==> flow/design.v <==
`timescale 1ns / 1ps
module mult_gen_0(
    CLK,
    A,
    B,
    P
);
input              CLK;
input      [7:0]   A;
input      [7:0]   B;
output     [7:0]   P;
reg [7:0]  a_reg;
reg [7:0]  b_reg;
reg [7:0]  p_reg0;
reg [7:0]  p_reg1;
assign P = p_reg1;
always @(posedge CLK) begin
    a_reg  <= A;
    b_reg  <= B;
    p_reg0 <= a_reg * b_reg;
    p_reg1 <= p_reg0;
end
endmodule
`timescale 1ns / 1ps
module pe(
clk, 
rst,
in_data, 
in_weight, 
in_psum,
in_data_update, 
in_weight_update, 
in_psum_update,
out_psum, 
out_psum_vld
    );
parameter WIDTH             = 8;
parameter PIPELINE_STAGE    = 3;
input                               clk;
input                               rst;
input   [WIDTH - 1 : 0]             in_data;
input   [WIDTH - 1 : 0]             in_weight;
input   [WIDTH - 1 : 0]         in_psum;
input                               in_data_update;
input                               in_weight_update;
input                               in_psum_update;
output  [WIDTH - 1 : 0]         out_psum;
output                              out_psum_vld;
reg     [WIDTH - 1 : 0]             in_data_reg;
reg     [WIDTH - 1 : 0]             in_weight_reg;
reg     [WIDTH - 1 : 0]             in_psum_reg;
wire                                in_update;
wire    [WIDTH - 1 : 0]         out_mult;
reg     [WIDTH - 1 : 0]         in_psum_pipeline        [0 : PIPELINE_STAGE - 1];
reg                                 out_psum_vld_pipeline   [0 : PIPELINE_STAGE];
integer i;
mult_gen_0 mult_unit (
  .CLK(clk),   
  .A(in_data_reg),       
  .B(in_weight_reg),       
  .P(out_mult)       
);
assign in_update = (in_data_update | in_weight_update | in_psum_update);
assign out_psum = in_psum_pipeline[PIPELINE_STAGE-1] + out_mult;
assign out_psum_vld = out_psum_vld_pipeline[PIPELINE_STAGE];
always @(posedge clk) begin
    if(rst) begin
        in_data_reg <= 0;
        in_weight_reg <= 0;
        in_psum_reg <= 0;
    end
    else begin
        if(in_data_update) begin
            in_data_reg <= in_data;
        end
        if(in_weight_update) begin
            in_weight_reg <= in_weight;
        end
        if(in_psum_update) begin
            in_psum_reg <= in_psum;
        end
    end
end
always @(posedge clk) begin
    if(rst) begin
        for(i = 0; i <= PIPELINE_STAGE; i = i + 1) begin: zero_init_out_psum_vld
            out_psum_vld_pipeline[i] <= 0;
        end 
    end
    else begin
        out_psum_vld_pipeline[0] <= in_update;
        for(i = 0; i < PIPELINE_STAGE; i = i + 1) begin: pipeline_stage_out_psum_vld
            out_psum_vld_pipeline[i+1] <= out_psum_vld_pipeline[i];
        end 
    end
end
always @(posedge clk) begin
    if(rst) begin
        for(i = 0; i <= PIPELINE_STAGE - 1; i = i + 1) begin: zero_init_in_psum
            in_psum_pipeline[i] <= 0;
        end 
    end
    else begin
        in_psum_pipeline[0] <= in_psum_reg;
        for(i = 0; i < PIPELINE_STAGE - 1; i = i + 1) begin: pipeline_stage_in_psum
            in_psum_pipeline[i+1] <= in_psum_pipeline[i];
        end 
    end
end
endmodule
`timescale 1ns / 1ps
module pmul(
clk,rst,
in_update,
in_data2,
in_data1,
in_data0,
in_weight2,
in_weight1,
in_weight0,
psum,
psum_vld
    );
    parameter WIDTH = 8;
    input clk;
    input rst;
    input [WIDTH-1:0] in_data2;
    input [WIDTH-1:0] in_data1;
    input [WIDTH-1:0] in_data0;
    input [WIDTH-1:0] in_weight2;
    input [WIDTH-1:0] in_weight1;
    input [WIDTH-1:0] in_weight0;
    input wire        in_update;
    output [WIDTH-1:0]psum;
    output            psum_vld;
    wire [2:0] out_psum_vld;
    wire [WIDTH-1:0] out_psum [0:2];
    assign psum = out_psum[2] + out_psum[1] + out_psum[0];
    assign psum_vld = (out_psum_vld == 3'b111);
    pe pe2( .clk(clk), .rst(rst), 
            .in_data(in_data2), .in_weight(in_weight2), .in_psum(0), 
            .in_data_update(in_update), .in_weight_update(in_update), .in_psum_update(in_update), 
            .out_psum(out_psum[2]), .out_psum_vld(out_psum_vld[2]));
    pe pe1( .clk(clk), .rst(rst), 
            .in_data(in_data1), .in_weight(in_weight1), .in_psum(0), 
            .in_data_update(in_update), .in_weight_update(in_update), .in_psum_update(in_update), 
            .out_psum(out_psum[1]), .out_psum_vld(out_psum_vld[1]));
    pe pe0( .clk(clk), .rst(rst), 
            .in_data(in_data0), .in_weight(in_weight0), .in_psum(0), 
            .in_data_update(in_update), .in_weight_update(in_update), .in_psum_update(in_update), 
            .out_psum(out_psum[0]), .out_psum_vld(out_psum_vld[0]));
endmodule
`timescale 1ns / 1ps
module pcore(
    clk,rst,
    in_update,  
    activate2,
    activate1,
    activate0,
    weight2,
    weight1,
    weight0,
    out_psum,
    out_psum_vld
    );
    parameter WIDTH = 8;
    input wire                      clk,rst,in_update;
    input  wire [3*WIDTH-1:0]       activate2;
    input  wire [3*WIDTH-1:0]       activate1;
    input  wire [3*WIDTH-1:0]       activate0;
    input  wire [3*WIDTH-1:0]       weight2;
    input  wire [3*WIDTH-1:0]       weight1;
    input  wire [3*WIDTH-1:0]       weight0;
    output wire [WIDTH-1:0]         out_psum;
    output wire                     out_psum_vld;
    wire        [WIDTH-1:0]         psum[0:2];
    wire        [2:0]               psum_vld;
    assign out_psum = psum[2] + psum[1] + psum[0];
    assign out_psum_vld = psum_vld[2] & psum_vld[1] & psum_vld[0];
    pmul #(.WIDTH(WIDTH))p2(.clk(clk), .rst(rst), 
         .in_update(in_update), 
         .in_data2(activate2[3*WIDTH-1:2*WIDTH]), .in_data1(activate2[2*WIDTH-1:1*WIDTH]), .in_data0(activate2[1*WIDTH-1:0]), 
         .in_weight2(weight2[3*WIDTH-1:2*WIDTH]), .in_weight1(weight2[2*WIDTH-1:1*WIDTH]), .in_weight0(weight2[1*WIDTH-1:0]), 
         .psum(psum[2]), .psum_vld(psum_vld[2]));
    pmul #(.WIDTH(WIDTH))p1(.clk(clk), .rst(rst), 
         .in_update(in_update), 
         .in_data2(activate1[3*WIDTH-1:2*WIDTH]), .in_data1(activate1[2*WIDTH-1:1*WIDTH]), .in_data0(activate1[1*WIDTH-1:0]), 
         .in_weight2(weight1[3*WIDTH-1:2*WIDTH]), .in_weight1(weight1[2*WIDTH-1:1*WIDTH]), .in_weight0(weight1[1*WIDTH-1:0]), 
         .psum(psum[1]), .psum_vld(psum_vld[1]));
    pmul #(.WIDTH(WIDTH))p0(.clk(clk), .rst(rst), 
         .in_update(in_update), 
         .in_data2(activate0[3*WIDTH-1:2*WIDTH]), .in_data1(activate0[2*WIDTH-1:1*WIDTH]), .in_data0(activate0[1*WIDTH-1:0]), 
         .in_weight2(weight0[3*WIDTH-1:2*WIDTH]), .in_weight1(weight0[2*WIDTH-1:1*WIDTH]), .in_weight0(weight0[1*WIDTH-1:0]), 
         .psum(psum[0]), .psum_vld(psum_vld[0]));
endmodule
`timescale 1ns / 1ps
module computing_core(
clk,rst,
load_done,
activate0,
activate1,
activate2,
weight0,
weight1,
weight2,
weight3,
out_psum0,
out_psum1,
out_psum2,
out_psum3,
out_psum_vld
    );
    parameter WIDTH = 8;
    input  wire                 clk,rst,load_done;
    input  wire  [9*WIDTH-1:0]   weight0,weight1,weight2,weight3;
    input  wire [3*WIDTH-1:0]   activate0;
    input  wire [3*WIDTH-1:0]   activate1;
    input  wire [3*WIDTH-1:0]   activate2;
    output wire [WIDTH-1:0]     out_psum0;
    output wire [WIDTH-1:0]     out_psum1;
    output wire [WIDTH-1:0]     out_psum2;
    output wire [WIDTH-1:0]     out_psum3;
    output wire                 out_psum_vld;
    wire [3:0]      psum_vld;
    assign out_psum_vld = psum_vld[0] & psum_vld[1] & psum_vld[2] & psum_vld[3];
    pcore #(.WIDTH(WIDTH))p0(.clk(clk), .rst(rst), .in_update(load_done),
            .activate2(activate0),
            .activate1(activate1),
            .activate0(activate2),
            .weight2({weight0[64+:8], weight0[56+:8], weight0[48+:8]}),
            .weight1({weight0[40+:8], weight0[32+:8], weight0[24+:8]}),
            .weight0({weight0[16+:8], weight0[8+:8],  weight0[0+:8]}),
            .out_psum(out_psum0), .out_psum_vld(psum_vld[0]));
    pcore #(.WIDTH(WIDTH))p1(.clk(clk), .rst(rst), .in_update(load_done),
            .activate2(activate0),
            .activate1(activate1),
            .activate0(activate2),
            .weight2({weight1[64+:8], weight1[56+:8], weight1[48+:8]}),
            .weight1({weight1[40+:8], weight1[32+:8], weight1[24+:8]}),
            .weight0({weight1[16+:8], weight1[8+:8] , weight1[0+:8]}),
            .out_psum(out_psum1), .out_psum_vld(psum_vld[1]));
    pcore #(.WIDTH(WIDTH))p2(.clk(clk), .rst(rst), .in_update(load_done),
            .activate2(activate0),
            .activate1(activate1),
            .activate0(activate2),
            .weight2({weight2[64+:8], weight2[56+:8], weight2[48+:8]}),
            .weight1({weight2[40+:8], weight2[32+:8], weight2[24+:8]}),
            .weight0({weight2[16+:8], weight2[8+:8] , weight2[0+:8]}),
            .out_psum(out_psum2), .out_psum_vld(psum_vld[2]));
    pcore #(.WIDTH(WIDTH))p3(.clk(clk), .rst(rst), .in_update(load_done),
            .activate2(activate0),
            .activate1(activate1),
            .activate0(activate2),
            .weight2({weight3[64+:8], weight3[56+:8], weight3[48+:8]}),
            .weight1({weight3[40+:8], weight3[32+:8], weight3[24+:8]}),
            .weight0({weight3[16+:8], weight3[8+:8] , weight3[0+:8]}),
            .out_psum(out_psum3), .out_psum_vld(psum_vld[3]));
endmodule
Tool chain data of computing_core
What the tools print for computing_core, step after step.
Lines are those of the file above, counted from 1.
Operators carry their Yosys type and port widths (W data, S select, Z words).
Cell names lack the library's common part.
{ "setup": {"top": "computing_core", "clock": "clk", "cell_library": "sky130hd", "corner": "tt_025C_1v80"} }

After elaboration
Source: Yosys, flattened and elaborated. Widths are those after wreduce; folded enables and synchronous resets count as part of the registers. Registers that Yosys merges into a memory's read port (data or address) are not register bits. Print and check cells do not count. Equal cells are merged and count once.
{ "bits": {"reg_bits": 1300, "output_inout_bits": 33, "inputBits": 363} }
{ "classes": {"n_mul": 36, "add_sub_neg": 32, "equal": 1} }
{ "op_table": {"columns": ["op", "n"], "rows": [
  ["$mul A8 B8 Y8", 36],
  ["$add A8 B8 Y8", 32],
  ["$eq A3 B3 Y1 const B", 1]
]} }

Logic depth
Depth = most cells in a row (Yosys ltp): at word level without a register or memory, in the mapped netlist without a sequential cell, where the memories' decode and read muxes count.
{ "depth": {"depth_word": 4, "ABC_AREA": 0, "ltp_mapped": 16} }

Synthesis result
Source: synth_stat.txt of the flow (Yosys; design flattened, memories mapped). It holds for the ABC_AREA given above (unset counts as 0); a run with the other value may have another netlist.
Totals and module areas in this step are rounded.
{ "mapped": {"seq_area_um2": 26000, "mapped_area_um2": 69000, "cell_count": 6579, "flip_flops": 1300} }
{ "types": {"columns": ["type", "n", "area_total_um2"], "rows": [
  ["dfxtp_1", 1300, 2.6E+04],
  ["fa_1", 612, 1.23E+04],
  ["ha_1", 608, 7.61E+03],
  ["xnor2_1", 581, 5088.63],
  ["and2_1", 810, 5067.36],
  ["inv_1", 1029, 3.86E+03],
  ["mux2i_1", 360, 3.6E+03],
  ["nand2_1", 480, 1.8E+03],
  ["nor2_1", 364, 1366.31],
  ["a21o_1", 78, 585.562],
  ["xor2_1", 64, 560.538],
  ["clkbuf_1", 121, 454.186],
  ["a21oi_1", 84, 420.403],
  ["buf_4", 40, 300.288],
  ["buf_2", 23, 115.11],
  ["xnor2_2", 7, 113.859],
  ["buf_6", 4, 45.043],
  ["nand2_2", 6, 37.536]
]} }
Not listed: further types 2, cells in them 8.
The figures by module come from a second, unflattened synthesis with its own total; it is not the netlist above.
{ "unflattened": {"cells_unflattened": 11997, "area_unflattened_um2": 130000} }
Each row is one instance without its submodules.
{ "by_module": {"columns": ["module", "mod_area_um2", "instances", "mod_seq_area_um2", "cells"], "rows": [
  ["pe", 1900, 36, 1000, 178],
  ["mult_gen_0", 1500, 36, 640, 134],
  ["pmul (WIDTH=8)", 440, 12, 0.0, 48],
  ["pcore (WIDTH=8)", 440, 4, 0.0, 47],
  ["computing_core", 8.8, 1, 0.0, 1]
]} }

Timing after synthesis
Source: OpenSTA report_checks on the synthesized netlist (no wires, ideal clock, input and output delay 20% of the period each), path of least setup slack; recovery checks are left aside. Register names are those of the netlist, which keeps one name where synthesis merged equal registers.
{ "synth_path": {"path_kind": "reg2out", "start": "reg p3.p2.pe0.mult_unit.p_reg1[2]", "end": "out out_psum3[6]", "path_slack_ns": 1.715, "n_path_buf": 0, "arrival_ns": 3.485, "required_ns": 5.200, "out_delay_ns": 1.300, "path_delay_ns": 3.485, "path_stages": 13, "clock_period_ns": 6.5, "synth_period_reached_ns": 4.785} }
"path_delay_ns" is the arrival time less input delay plus setup time.
A path that ends at an output port has no setup time.
"path_stages": output pins that drive a net of the path, with the launching flip-flop's if there is one; two outputs of one cell count as two.
"synth_period_reached_ns" = period - worst setup slack (recovery checks aside). The figure is calculated, with input and output delays left at 20% of the set period.
The rows between start and end are the longest chain of elaborated cells between them; the timing report does not say that the signal goes this way. Where chains are equally long, one stands for them.
A line is the first line of the expression or statement that the cell stems from. Yosys adds cells for indexed reads and writes and turns some case tables into memories.
{ "synth_via": {"path_cell_list": "dfxtp_1 -> fa_1 -> fa_1 -> fa_1 -> inv_1 -> fa_1 -> inv_1 -> ha_1 -> fa_1 -> a21oi_1 -> nor2_1 -> nor2_1 -> xnor2_1", "elab_chain_cells": 3} }
{ "synth_lines": {"columns": ["item", "line", "rtl"], "rows": [
  ["start, declared", 15, "reg [7:0]  p_reg1;"],
  ["start, assigned", 21, "p_reg1 <= p_reg0;"],
  ["$add A8 B8 Y8", 138, "assign psum = out_psum[2] + out_psum[1] + out_psum[0];"],
  ["$add A8 B8 Y8 (2 in a row)", 178, "assign out_psum = psum[2] + psum[1] + psum[0];"],
  ["end, declared", 222, "output wire [WIDTH-1:0]     out_psum3;"]
]} }

Path in the finished layout
Path of least setup slack in the final report of entry A (OpenROAD, finished layout, wires in). Where an end is a register, its clock arrival counts in the times.
{ "layout_path": {"path_kind": "reg2out", "start": "reg p0.p2.pe0.mult_unit.p_reg1[2]", "end": "out out_psum0[6]", "clock_period_ns": 7.26, "out_delay_ns": 1.45, "required_ns": 5.81, "path_slack_ns": 0.53, "arrival_ns": 5.28, "path_stages": 15, "n_path_buf": 1} }
The rows between start and end are the longest chain of elaborated cells between them; the timing report does not say that the signal goes this way. Where chains are equally long, one stands for them.
{ "layout_via": {"path_cell_list": "dfxtp_1 -> fa_1 -> fa_1 -> inv_1 -> fa_1 -> fa_1 -> inv_1 -> ha_1 -> inv_1 -> fa_1 -> inv_1 -> a21o_1 -> a21oi_1 -> xnor2_1 -> clkdlybuf4s50_1", "elab_chain_cells": 3} }
{ "layout_lines": {"columns": ["item", "line", "rtl"], "rows": [
  ["start, declared", 15, "reg [7:0]  p_reg1;"],
  ["start, assigned", 21, "p_reg1 <= p_reg0;"],
  ["$add A8 B8 Y8", 138, "assign psum = out_psum[2] + out_psum[1] + out_psum[0];"],
  ["$add A8 B8 Y8 (2 in a row)", 178, "assign out_psum = psum[2] + psum[1] + psum[0];"],
  ["end, declared", 219, "output wire [WIDTH-1:0]     out_psum0;"]
]} }

Lab notebook: computing_core

Top module computing_core; platform sky130hd; tools Yosys and OpenROAD; 2 stored runs in no particular order. Input and output delays are each 20% of the period that was set; the output load is 0.01 pF.
By "timing.worst_path_ns" is meant the share of the clock period that the worst setup path is allowed (20% is reserved at inputs, 20% at outputs), minus its slack. Clock arrival times at its registers enter into it.
"power.total_mw" is the tool's figure for a default switching activity; nothing was simulated.
The measured numbers are rounded.

Entry A
==> flow/run.sh <==
#!/bin/bash
# the make line also repeats the synthesis and layout settings of config.mk as NAME=value (left out here)
make -C /OpenROAD-flow-scripts/flow DESIGN_CONFIG=/design/flow/config.mk WORK_HOME=/design/flow/orfs CLKGATE_MAP_FILE= finish
==> flow/config.mk <==
export PLATFORM = sky130hd
export DESIGN_NAME = computing_core
export DESIGN_NICKNAME = computing_core
export VERILOG_FILES = /design/flow/design.v
export SDC_FILE = /design/flow/constraint.sdc
export NUM_CORES = 4
export LEC_CHECK = 0
export ABC_AREA = 0
export CAP_MARGIN = 40
export CELL_PAD_IN_SITES_DETAIL_PLACEMENT = 0
export CORE_ASPECT_RATIO = 0.85
export CORE_MARGIN = 9
export CORE_UTILIZATION = 33
export CTS_CLUSTER_DIAMETER = 319
export CTS_CLUSTER_SIZE = 44
export MAX_ROUTING_LAYER = met4
export PLACE_DENSITY_LB_ADDON = 0.14
export SLEW_MARGIN = 15
==> flow/constraint.sdc <==
create_clock -name core_clock -period 7.26 [get_ports {clk}]
set_input_delay 1.4520 -clock core_clock [delete_from_list [all_inputs] [get_ports {clk}]]
set_output_delay 1.4520 -clock core_clock [all_outputs]
set_load 0.01 [all_outputs]

==> results of entry A, as JSON <==
{
  "synthesis_area_um2": 69000,
  "total_die_area_um2": 230000,
  "finish.stdcell_area_um2": 77000,
  "utilization_pct": 37,
  "final_setup_ws_ns": 0.53,
  "power.total_mw": 16,
  "timing.worst_path_ns": 5.28,
  "worstPathKind": "reg2out"
}

Entry B
==> flow/run.sh <==
#!/bin/bash
# the make line also repeats the synthesis and layout settings of config.mk as NAME=value (left out here)
make -C /OpenROAD-flow-scripts/flow DESIGN_CONFIG=/design/flow/config.mk WORK_HOME=/design/flow/orfs CLKGATE_MAP_FILE= finish
==> flow/config.mk <==
export PLATFORM = sky130hd
export DESIGN_NAME = computing_core
export DESIGN_NICKNAME = computing_core
export VERILOG_FILES = /design/flow/design.v
export SDC_FILE = /design/flow/constraint.sdc
export NUM_CORES = 4
export LEC_CHECK = 0
export ABC_AREA = 0
export CAP_MARGIN = 0
export CORE_ASPECT_RATIO = 1.05
export CORE_MARGIN = 4
export CORE_UTILIZATION = 65
export CTS_CLUSTER_DIAMETER = 340
export CTS_CLUSTER_SIZE = 23
export GPL_ROUTABILITY_DRIVEN = 1
export GPL_TIMING_DRIVEN = 1
export MAX_ROUTING_LAYER = met5
export PLACE_DENSITY_LB_ADDON = 0.18
export SETUP_SLACK_MARGIN = -0.29
export SLEW_MARGIN = 5
==> flow/constraint.sdc <==
create_clock -name core_clock -period 6.5 [get_ports {clk}]
set_input_delay 1.3000 -clock core_clock [delete_from_list [all_inputs] [get_ports {clk}]]
set_output_delay 1.3000 -clock core_clock [all_outputs]
set_load 0.01 [all_outputs]

==> results of entry B, as JSON <==
{
  "synthesis_area_um2": 69000,
  "total_die_area_um2": 110000,
  "finish.stdcell_area_um2": 76000,
  "utilization_pct": 72,
  "final_setup_ws_ns": 0.053,
  "power.total_mw": 19,
  "timing.worst_path_ns": 5.15,
  "worstPathKind": "reg2out"
}
